==> flow/design.v <==
`timescale 1ns / 1ps
module get_conv_target_angle(
input signed [19:0] target_angle,
output reg signed [19:0] target_angle_conv,
output reg [2:0] quadrant_loc
    );
  always@(*)
    begin
        if ((target_angle >{16'd90,4'd0}) && (target_angle <= {16'd180,4'd0})) target_angle_conv = target_angle - {16'd90,4'd0};
        else if ((target_angle >{16'd180,4'd0}) && (target_angle <= {16'd270,4'd0})) target_angle_conv = target_angle - {16'd180,4'd0};
        else if ((target_angle > {16'd270,4'd0}) && (target_angle <= {16'd360,4'd0})) target_angle_conv = target_angle - {16'd360,4'd0};
        else target_angle_conv = target_angle;
    end 
  always@(*)
    begin
        if ((target_angle >{16'd90,4'd0}) && (target_angle <= {16'd180,4'd0})) quadrant_loc = 3'd2;
        else if ((target_angle >{16'd180,4'd0}) && (target_angle <= {16'd270,4'd0})) quadrant_loc = 3'd3;
        else if ((target_angle > {16'd270,4'd0}) && (target_angle <= {16'd360,4'd0})) quadrant_loc = 3'd4;
        else quadrant_loc = 3'd1;
    end    
endmodule
`timescale 1ns / 1ps
module output_mapping(
input signed [19:0] x, 
input signed [19:0] y,
input [2:0] quadrant_loc,
output reg signed [19:0] x_res,
output reg signed [19:0] y_res
    );
always@(*)
    begin
        if (quadrant_loc == 3'd2) x_res = -y;
        else if (quadrant_loc == 3'd3) x_res = -x;
        else  x_res = x; 
    end
 always@(*)
   begin
     if (quadrant_loc == 3'd2)       y_res = x;
     else if (quadrant_loc == 3'd3)  y_res = -y;
     else                            y_res = y; 
   end
endmodule
`timescale 1ns / 1ps
module cordic_sin_cos(clk,rst,target_angle,x_res,y_res);
 input clk,rst;   
 input signed [19:0] target_angle;    
 output reg signed [19:0] x_res;  
 output reg signed [19:0] y_res;  
 wire signed [19:0] x_res_comb;  
 wire signed [19:0] y_res_comb;  
 reg signed [19:0] x [9:0];   
 reg signed [19:0] y [9:0];   
 wire signed[19:0] arc_tan [8:0];   
 reg  signed[19:0] z[8:0];   
 reg  d[8:0];  
 wire signed [19:0] target_angle_conv;   
 wire [2:0] quadrant_loc;  
 assign arc_tan[0] = {{6{1'b0}},10'b0000101101,4'b0000};    
 assign arc_tan[1] = {{6{1'b0}},10'b0000011010,4'b1001};    
 assign arc_tan[2] = {{6{1'b0}},10'b0000001110,4'b0000};    
 assign arc_tan[3] = {{6{1'b0}},10'b0000000111,4'b0010};    
 assign arc_tan[4] = {{6{1'b0}},10'b0000000011,4'b1001};    
 assign arc_tan[5] = {{6{1'b0}},10'b0000000001,4'b1100};    
 assign arc_tan[6] = {{6{1'b0}},10'b0000000000,4'b1110};    
 assign arc_tan[7] = {{6{1'b0}},10'b0000000000,4'b0111};    
 assign arc_tan[8] = {{6{1'b0}},10'b0000000000,4'b0011};    
 get_conv_target_angle conv_angle(.target_angle(target_angle),.target_angle_conv(target_angle_conv),.quadrant_loc(quadrant_loc));
 output_mapping out_map(.x(x[9][19:0]),.y(y[9][19:0]),.quadrant_loc(quadrant_loc),.x_res(x_res_comb),.y_res(y_res_comb));
 always@(posedge clk)
  begin
    if (rst == 0)
       begin
         x_res [19:0]     <= 20'b0;
         y_res [19:0]     <= 20'b0;  
       end 
    else 
       begin
         x_res [19:0] <= x_res_comb;
         y_res [19:0] <= y_res_comb;
       end
  end
 always@(*)
   begin
      x[0] = 20'b00001001101101110001;  
      y[0] = 20'b00000000000000000000;  
      z[0] = target_angle_conv;  
      d[0] = (z[0][19] == 0) ? 1 : 0;   
   end
 always@(*)
   begin
     x[1] = (d[0] == 1) ? (x[0] - y[0]) : (x[0]+y[0]);
     y[1] = (d[0] == 1) ? (y[0] + x[0]) : (y[0]-x[0]);
     z[1] = (d[0] == 1) ? (z[0] - arc_tan[0]) : (z[0]+arc_tan[0]);
     d[1] = (z[1][19] == 0) ? 1 : 0;
     x[2] = (d[1] == 1) ? (x[1] - (y[1]>>>1)) : (x[1]+(y[1]>>>1));
     y[2] = (d[1] == 1) ? (y[1] + (x[1]>>>1)) : (y[1]-(x[1]>>>1));
     z[2] = (d[1] == 1) ? (z[1] - arc_tan[1]) : (z[1]+arc_tan[1]);
     d[2] = (z[2][19] == 0) ? 1 : 0;   
     x[3] = (d[2] == 1) ? (x[2] - (y[2]>>>2)) : (x[2]+(y[2]>>>2));
     y[3] = (d[2] == 1) ? (y[2] + (x[2]>>>2)) : (y[2]-(x[2]>>>2));
     z[3] = (d[2] == 1) ? (z[2] - arc_tan[2]) : (z[2]+arc_tan[2]);
     d[3] = (z[3][19] == 0) ? 1 : 0; 
     x[4] = (d[3] == 1) ? (x[3] - (y[3]>>>3)) : (x[3]+(y[3]>>>3));
     y[4] = (d[3] == 1) ? (y[3] + (x[3]>>>3)) : (y[3]-(x[3]>>>3));
     z[4] = (d[3] == 1) ? (z[3] - arc_tan[3]) : (z[3]+arc_tan[3]);
     d[4] = (z[4][19] == 0) ? 1 : 0; 
     x[5] = (d[4] == 1) ? (x[4] - (y[4]>>>4)) : (x[4]+(y[4]>>>4));
     y[5] = (d[4] == 1) ? (y[4] + (x[4]>>>4)) : (y[4]-(x[4]>>>4));
     z[5] = (d[4] == 1) ? (z[4] - arc_tan[4]) : (z[4]+arc_tan[4]);
     d[5] = (z[5][19] == 0) ? 1 : 0; 
     x[6] = (d[5] == 1) ? (x[5] - (y[5]>>>5)) : (x[5]+(y[5]>>>5));
     y[6] = (d[5] == 1) ? (y[5] + (x[5]>>>5)) : (y[5]-(x[5]>>>5));
     z[6] = (d[5] == 1) ? (z[5] - arc_tan[5]) : (z[5]+arc_tan[5]);
     d[6] = (z[6][19] == 0) ? 1 : 0; 
     x[7] = (d[6] == 1) ? (x[6] - (y[6]>>>6)) : (x[6]+(y[6]>>>6));
     y[7] = (d[6] == 1) ? (y[6] + (x[6]>>>6)) : (y[6]-(x[6]>>>6));
     z[7] = (d[6] == 1) ? (z[6] - arc_tan[6]) : (z[6]+arc_tan[6]);
     d[7] = (z[7][19] == 0) ? 1 : 0; 
     x[8] = (d[7] == 1) ? (x[7] - (y[7]>>>7)) : (x[7]+(y[7]>>>7));
     y[8] = (d[7] == 1) ? (y[7] + (x[7]>>>7)) : (y[7]-(x[7]>>>7));
     z[8] = (d[7] == 1) ? (z[7] - arc_tan[7]) : (z[7]+arc_tan[7]);
     d[8] = (z[8][19] == 0) ? 1 : 0; 
     x[9] = (d[8] == 1) ? (x[8] - (y[8]>>>8)) : (x[8]+(y[8]>>>8));
     y[9] = (d[8] == 1) ? (y[8] + (x[8]>>>8)) : (y[8]-(x[8]>>>8));
     z[9] = (d[8] == 1) ? (z[8] - arc_tan[8]) : (z[8]+arc_tan[8]);
     d[9] = (z[9][19] == 0) ? 1 : 0; 
   end
endmodule
[From RTL to reports: cordic_sin_cos]
The steps from the RTL of cordic_sin_cos to its reports follow in flow order.
Lines are those of the file above, counted from 1.
Cell names lack the library's common part.
A cell with -- has no value.
Set-up
  top module: cordic_sin_cos
  clock: clk
  standard-cell library: sky130hd
  timing corner: tt_025C_1v80

[After elaboration]
Yosys after proc, flatten, opt, wreduce and memory -nomap, before mapping. Print and check cells are not counted. Equal cells are merged and count once.
Word-level totals
  bits in registers: 40
  bits of input ports: 22
  output and inout port bits: 40
  elaborated cells: 110
Cells by class
  add/subtract/negate cells: 53
  magnitude comparators: 6
  equal/unequal tests: 2
  muxes and demuxes: 44
  reductions and logical operators: 3
Operator list (count)
  2-to-1 mux 20 bit: 32
  subtractor 20 x 11 -> 20 bit with constant B: 2
  adder 20 x 12 -> 20 bit: 2
  subtractor 20 x 12 -> 20 bit: 2
  adder 20 x 13 -> 20 bit: 2
  subtractor 20 x 13 -> 20 bit: 2
  <= comparator 20 x 13 -> 1 bit with constant B: 2
  adder 20 x 14 -> 20 bit: 2
  subtractor 20 x 14 -> 20 bit: 2
  adder 20 x 15 -> 20 bit: 2
  subtractor 20 x 15 -> 20 bit: 2
  adder 20 x 16 -> 20 bit: 2
  subtractor 20 x 16 -> 20 bit: 2
  adder 20 x 17 -> 20 bit: 2
  subtractor 20 x 17 -> 20 bit: 2
  adder 20 x 18 -> 20 bit: 2
  subtractor 20 x 18 -> 20 bit: 2
  negator 20 bit: 2
  adder 17 x 19 -> 20 bit with constant A: 1
  subtractor 17 x 19 -> 20 bit with constant A: 1
  adder 20 x 10 -> 20 bit with constant B: 1
  subtractor 20 x 10 -> 20 bit with constant B: 1
  adder 20 x 11 -> 20 bit with constant B: 1
  > comparator 20 x 11 -> 1 bit with constant B: 1
  subtractor 20 x 12 -> 20 bit with constant B: 1
  > comparator 20 x 12 -> 1 bit with constant B: 1
  <= comparator 20 x 12 -> 1 bit with constant B: 1
  subtractor 20 x 13 -> 20 bit with constant B: 1
Not listed: further kinds 19, cells in them 32.

[Depth]
Depth = most cells in a row (Yosys ltp): at word level without a register or memory, in the mapped netlist without a sequential cell, where the memories' decode and read muxes count.
Logic depth
  depth after elaboration: 26
  ABC_AREA: 0
  gate-level depth with buffers: 152
  gate-level depth less buffers: 143

[Netlist]
The flow's flattened synthesis, as Yosys stat reports it; memories are mapped. The netlist is that of the ABC_AREA named above (0 if unset); the other value can give another one.
The area totals of this step are shown rounded.
Cells by type
  ha_1: count 408, total area 5.1E+03 um^2
  xnor2_1: count 324, total area 2.84E+03 um^2
  a21oi_1: count 288, total area 1.44E+03 um^2
  xor2_1: count 141, total area 1.23E+03 um^2
  nor2_1: count 272, total area 1.02E+03 um^2
  o21ai_0: count 203, total area 1.02E+03 um^2
  dfxtp_1: count 40, total area 800.768 um^2
  nand2_1: count 212, total area 795.763 um^2
  inv_1: count 210, total area 788.256 um^2
  a21o_1: count 104, total area 780.749 um^2
  o21bai_1: count 78, total area 585.562 um^2
  o21a_1: count 71, total area 533.011 um^2
  fa_1: count 19, total area 380.365 um^2
  nor3_1: count 73, total area 365.35 um^2
  nor2b_1: count 57, total area 356.592 um^2
  or3_1: count 44, total area 275.264 um^2
  nand2b_1: count 40, total area 250.24 um^2
  nand3_1: count 42, total area 210.202 um^2
Not listed: further types 79, cells in them 487.
Synthesis totals
  mapped cells: 3113
  chip area (Yosys): 22600 um^2
  area of sequential cells: 801 um^2
  flip-flops: 40
  buffers: 55
The figures by module come from a second, unflattened synthesis with its own total; it is not the netlist above.
Second synthesis, totals
  cells (unflattened synthesis): 3291
  area total of the unflattened synthesis: 24000 um^2
Rows give one instance, submodules left out.
Modules
  cordic_sin_cos: instances 1, cells 2911, area 21600 um^2, sequential area 801 um^2
  output_mapping: instances 1, cells 270, area 1610 um^2, sequential area 0.0 um^2
  (name not given): instances 1, cells 110, area 786 um^2, sequential area 0.0 um^2

[Worst setup path after synthesis]
OpenSTA on the mapped netlist: ideal clock, no wires. The path of least setup slack (recovery checks aside). Input and output delay are each 20% of the period. Register names are those of the netlist, which keeps one name where synthesis merged equal registers.
Timing after synthesis
  path type: input to register
  start: input (no name shown)
  end: register x_res[18]
  period: 35.0 ns
  external input delay: 7.000 ns
  library setup time: 0.121 ns
  launch time at the first pin: 7.000 ns
  arrival time: 34.102 ns
  required time: 34.879 ns
  slack: 0.777 ns
  path delay: 27.223 ns
  stages: 129
  path buffers: 12
  period reached after synthesis: 34.223 ns
"path delay" = arrival - input delay + setup time.
"stages": output pins that drive a net of the path, with the launching flip-flop's if there is one; two outputs of one cell count as two.
"period reached after synthesis" = period - worst setup slack (recovery checks aside). The figure is calculated, with input and output delays left at 20% of the set period.
Between the ends stands the longest chain of elaborated cells between them, by number of cells; it is not shown to be the way that was timed. Of several equally long chains one is given.
Each line given opens the expression or statement behind the cell; cells for indexed reads and writes are added by Yosys, which also makes memories of some case tables.
Between the ends, after synthesis
  cell sequence: buf_4 or4_4 nor3b_2 o211ai_2 o2111a_1 o21ai_4 clkinv_1 ha_1 a21oi_1 o21bai_1 a21oi_1 o21bai_1 a21oi_1 o21bai_1 a21oi_1 o21bai_1 a21oi_1 o21bai_1 [93 not listed] o21ai_0 a21oi_1 o21ai_0 a21oi_1 o21ai_0 a21oi_1 o21ai_0 nand2_1 nor2_1 nor2_1 or4_1 nor3_1 or3b_2 nor3_1 nor3b_1 xnor2_1 a211oi_1 nor2b_1
  cells in the longest elaborated chain: 26
  elaborated cells between the ends (all ways): 106
  classes of those cells: add/sub (53); compare (6); eq/ne (2); mux (42); reduce/logical (3)
Ends and longest elaborated chain, after synthesis
  start: declaration: RTL line 46
  > comparator 20 x 13 -> 1 bit: RTL line 11
  logical AND 1 bit: RTL line 11
  2-to-1 mux 20 bit: RTL line 11
  2-to-1 mux 20 bit: RTL line 10
  2-to-1 mux 20 bit: RTL line 9
  2-to-1 mux 1 bit: RTL line 87  | d[0] = (z[0][19] == 0) ? 1 : 0;
  2-to-1 mux 20 bit: RTL line 92  | y[1] = (d[0] == 1) ? (y[0] + x[0]) : (y[0]-x[0]);
  [12 not listed]
  adder 20 x 13 -> 20 bit: RTL line 119  | x[8] = (d[7] == 1) ? (x[7] - (y[7]>>>7)) : (x[7]+(y[7]>>>7));
  2-to-1 mux 20 bit: RTL line 119
  adder 20 x 12 -> 20 bit: RTL line 123  | x[9] = (d[8] == 1) ? (x[8] - (y[8]>>>8)) : (x[8]+(y[8]>>>8));
  2-to-1 mux 20 bit: RTL line 123
  negator 20 bit: RTL line 33  | else if (quadrant_loc == 3'd3) x_res = -x;
  2-to-1 mux 20 bit: RTL line 33
  2-to-1 mux 20 bit: RTL line 32  | if (quadrant_loc == 3'd2) x_res = -y;
  end: assignment: RTL line 73  | x_res [19:0]     <= 20'b0;
  end: assignment: RTL line 78  | x_res [19:0] <= x_res_comb;
  end: declaration: RTL line 47  | output reg signed [19:0] x_res;

[Worst path after layout]
Path of least setup slack in the final report of flow run A (OpenROAD, finished layout, wires in). Where an end is a register, its clock arrival counts in the times.
Timing after layout
  path type: input to register
  start: input (no name shown)
  end: register x_res[19]
  period: 35.0 ns
  external input delay: 7.00 ns
  library setup time: 0.06 ns
  launch time at the first pin: 7.00 ns
  arrival time: 33.38 ns
  required time: 35.21 ns
  slack: 1.84 ns
  stages: 122
  path buffers: 5
Between the ends stands the longest chain of elaborated cells between them, by number of cells; it is not shown to be the way that was timed. Of several equally long chains one is given.
Between the ends, after layout
  cell sequence: clkdlybuf4s50_1 or4_4 nor3b_2 o211ai_2 a21o_1 buf_4 nand2_2 nand2_1 o21ai_0 o21ai_0 ha_1 a21oi_1 o21bai_1 a21oi_1 o21bai_1 a21oi_2 o21bai_1 a21oi_1 [86 not listed] a31oi_1 or3_1 a211oi_2 nor2_1 xor2_1 ha_1 nand2_1 o21ai_0 a21oi_1 o21bai_1 a21o_1 a21o_1 xor2_1 nor2_1 nand2_1 o31ai_1 or4_1 nand4_1
  cells in the longest elaborated chain: 26
  elaborated cells between the ends (all ways): 106
  classes of those cells: add/sub (53); compare (6); eq/ne (2); mux (42); reduce/logical (3)
Ends and longest elaborated chain, after layout
  start: declaration: RTL line 46
  > comparator 20 x 13 -> 1 bit: RTL line 11
  logical AND 1 bit: RTL line 11
  2-to-1 mux 20 bit: RTL line 11
  2-to-1 mux 20 bit: RTL line 10
  2-to-1 mux 20 bit: RTL line 9
  2-to-1 mux 1 bit: RTL line 87  | d[0] = (z[0][19] == 0) ? 1 : 0;
  2-to-1 mux 20 bit: RTL line 92  | y[1] = (d[0] == 1) ? (y[0] + x[0]) : (y[0]-x[0]);
  [12 not listed]
  adder 20 x 13 -> 20 bit: RTL line 119  | x[8] = (d[7] == 1) ? (x[7] - (y[7]>>>7)) : (x[7]+(y[7]>>>7));
  2-to-1 mux 20 bit: RTL line 119
  adder 20 x 12 -> 20 bit: RTL line 123  | x[9] = (d[8] == 1) ? (x[8] - (y[8]>>>8)) : (x[8]+(y[8]>>>8));
  2-to-1 mux 20 bit: RTL line 123
  negator 20 bit: RTL line 33  | else if (quadrant_loc == 3'd3) x_res = -x;
  2-to-1 mux 20 bit: RTL line 33
  2-to-1 mux 20 bit: RTL line 32  | if (quadrant_loc == 3'd2) x_res = -y;
  end: assignment: RTL line 73  | x_res [19:0]     <= 20'b0;
  end: assignment: RTL line 78  | x_res [19:0] <= x_res_comb;
  end: declaration: RTL line 47  | output reg signed [19:0] x_res;

# Flow runs of cordic_sin_cos

5 stored runs of cordic_sin_cos in the flow (synthesis by Yosys, layout by OpenROAD, sky130hd cells), in arbitrary order. Constraints: input delay and output delay 20% of the set period each, output load 0.01 pF.
"achieved period" is the run's clock period less its worst setup slack. It is reckoned from that one timing run; input and output delays stay at 20% of the period that was set.
"time used up by the worst setup path" = time allowed to the worst setup path (clock period - input delay - output delay, where it has them) - its slack; a late launch clock adds to it, a late capture clock takes from it.
Values from the reports are rounded here.

==> flow run A: settings <==
{ "CELL_PAD_IN_SITES_GLOBAL_PLACEMENT": 1, "GPL_TIMING_DRIVEN": 1, "SLEW_MARGIN": 10, "TNS_END_PERCENT": 5, "period_ns": 35.0, "CAP_MARGIN": 20, "CORE_MARGIN": 2, "CORE_UTILIZATION": 40 }
==> flow run A: results <==
setup slack of the critical path: 1.84 ns
achieved period: 33.163 ns
standard-cell area after layout: 24800 um^2
time used up by the worst setup path: 26.16 ns
critical path kind: input to register
die area: 58300 um^2
Yosys chip area after synthesis: 22600 um^2
worst hold slack in the final report: 7.58 ns
final design utilization: 44.2 %
post-route setup TNS: 0.000 ns

==> flow run B: settings <==
{ "CAP_MARGIN": 35, "CELL_PAD_IN_SITES_GLOBAL_PLACEMENT": 2, "CORE_UTILIZATION": 37, "CTS_CLUSTER_DIAMETER": 84, "PLACE_DENSITY_LB_ADDON": 0.21, "SETUP_SLACK_MARGIN": 0.31, "SLEW_MARGIN": 30, "TNS_END_PERCENT": 80, "period_ns": 44.8, "CORE_MARGIN": 2 }
==> flow run B: results <==
setup slack of the critical path: 3.99 ns
achieved period: 40.811 ns
standard-cell area after layout: 24300 um^2
time used up by the worst setup path: 31.85 ns
critical path kind: input to register
die area: 63000 um^2
Yosys chip area after synthesis: 22600 um^2
worst hold slack in the final report: 9.55 ns
final design utilization: 40.2 %
post-route setup TNS: 0.000 ns

==> flow run C: settings <==
{ "CAP_MARGIN": 0, "CELL_PAD_IN_SITES_DETAIL_PLACEMENT": 1, "CELL_PAD_IN_SITES_GLOBAL_PLACEMENT": 1, "CORE_MARGIN": 7, "CTS_CLUSTER_DIAMETER": 319, "GPL_TIMING_DRIVEN": 0, "period_ns": 35.0, "CORE_UTILIZATION": 40, "SLEW_MARGIN": 20 }
==> flow run C: results <==
setup slack of the critical path: 1.52 ns
achieved period: 33.475 ns
standard-cell area after layout: 25600 um^2
time used up by the worst setup path: 26.48 ns
critical path kind: input to register
die area: 63300 um^2
Yosys chip area after synthesis: 22600 um^2
worst hold slack in the final report: 7.62 ns
final design utilization: 46.1 %
post-route setup TNS: 0.000 ns

==> flow run D: settings <==
{ "period_ns": 21.7, "CAP_MARGIN": 20, "CORE_MARGIN": 2, "CORE_UTILIZATION": 40, "SLEW_MARGIN": 20 }
==> flow run D: results <==
setup slack of the critical path: -5.53 ns
achieved period: 27.234 ns
standard-cell area after layout: 42500 um^2
time used up by the worst setup path: 22.89 ns
critical path kind: input to register
die area: 58300 um^2
Yosys chip area after synthesis: 22600 um^2
worst hold slack in the final report: 4.94 ns
final design utilization: 75.9 %
post-route setup TNS: -173 ns

==> flow run E: settings <==
{ "ABC_AREA": 0, "CORE_UTILIZATION": 32, "CTS_CLUSTER_SIZE": 87, "MAX_ROUTING_LAYER": "met4", "PLACE_DENSITY_LB_ADDON": 0.21, "SETUP_SLACK_MARGIN": 5.0, "SLEW_MARGIN": 25, "TNS_END_PERCENT": 10, "period_ns": 27.9, "CAP_MARGIN": 20, "CORE_MARGIN": 2 }
==> flow run E: results <==
setup slack of the critical path: 0.677 ns
achieved period: 27.223 ns
standard-cell area after layout: 37800 um^2
time used up by the worst setup path: 21.64 ns
critical path kind: input to register
die area: 72700 um^2
Yosys chip area after synthesis: 22600 um^2
worst hold slack in the final report: 6.17 ns
final design utilization: 54.1 %
post-route setup TNS: 0.000 ns
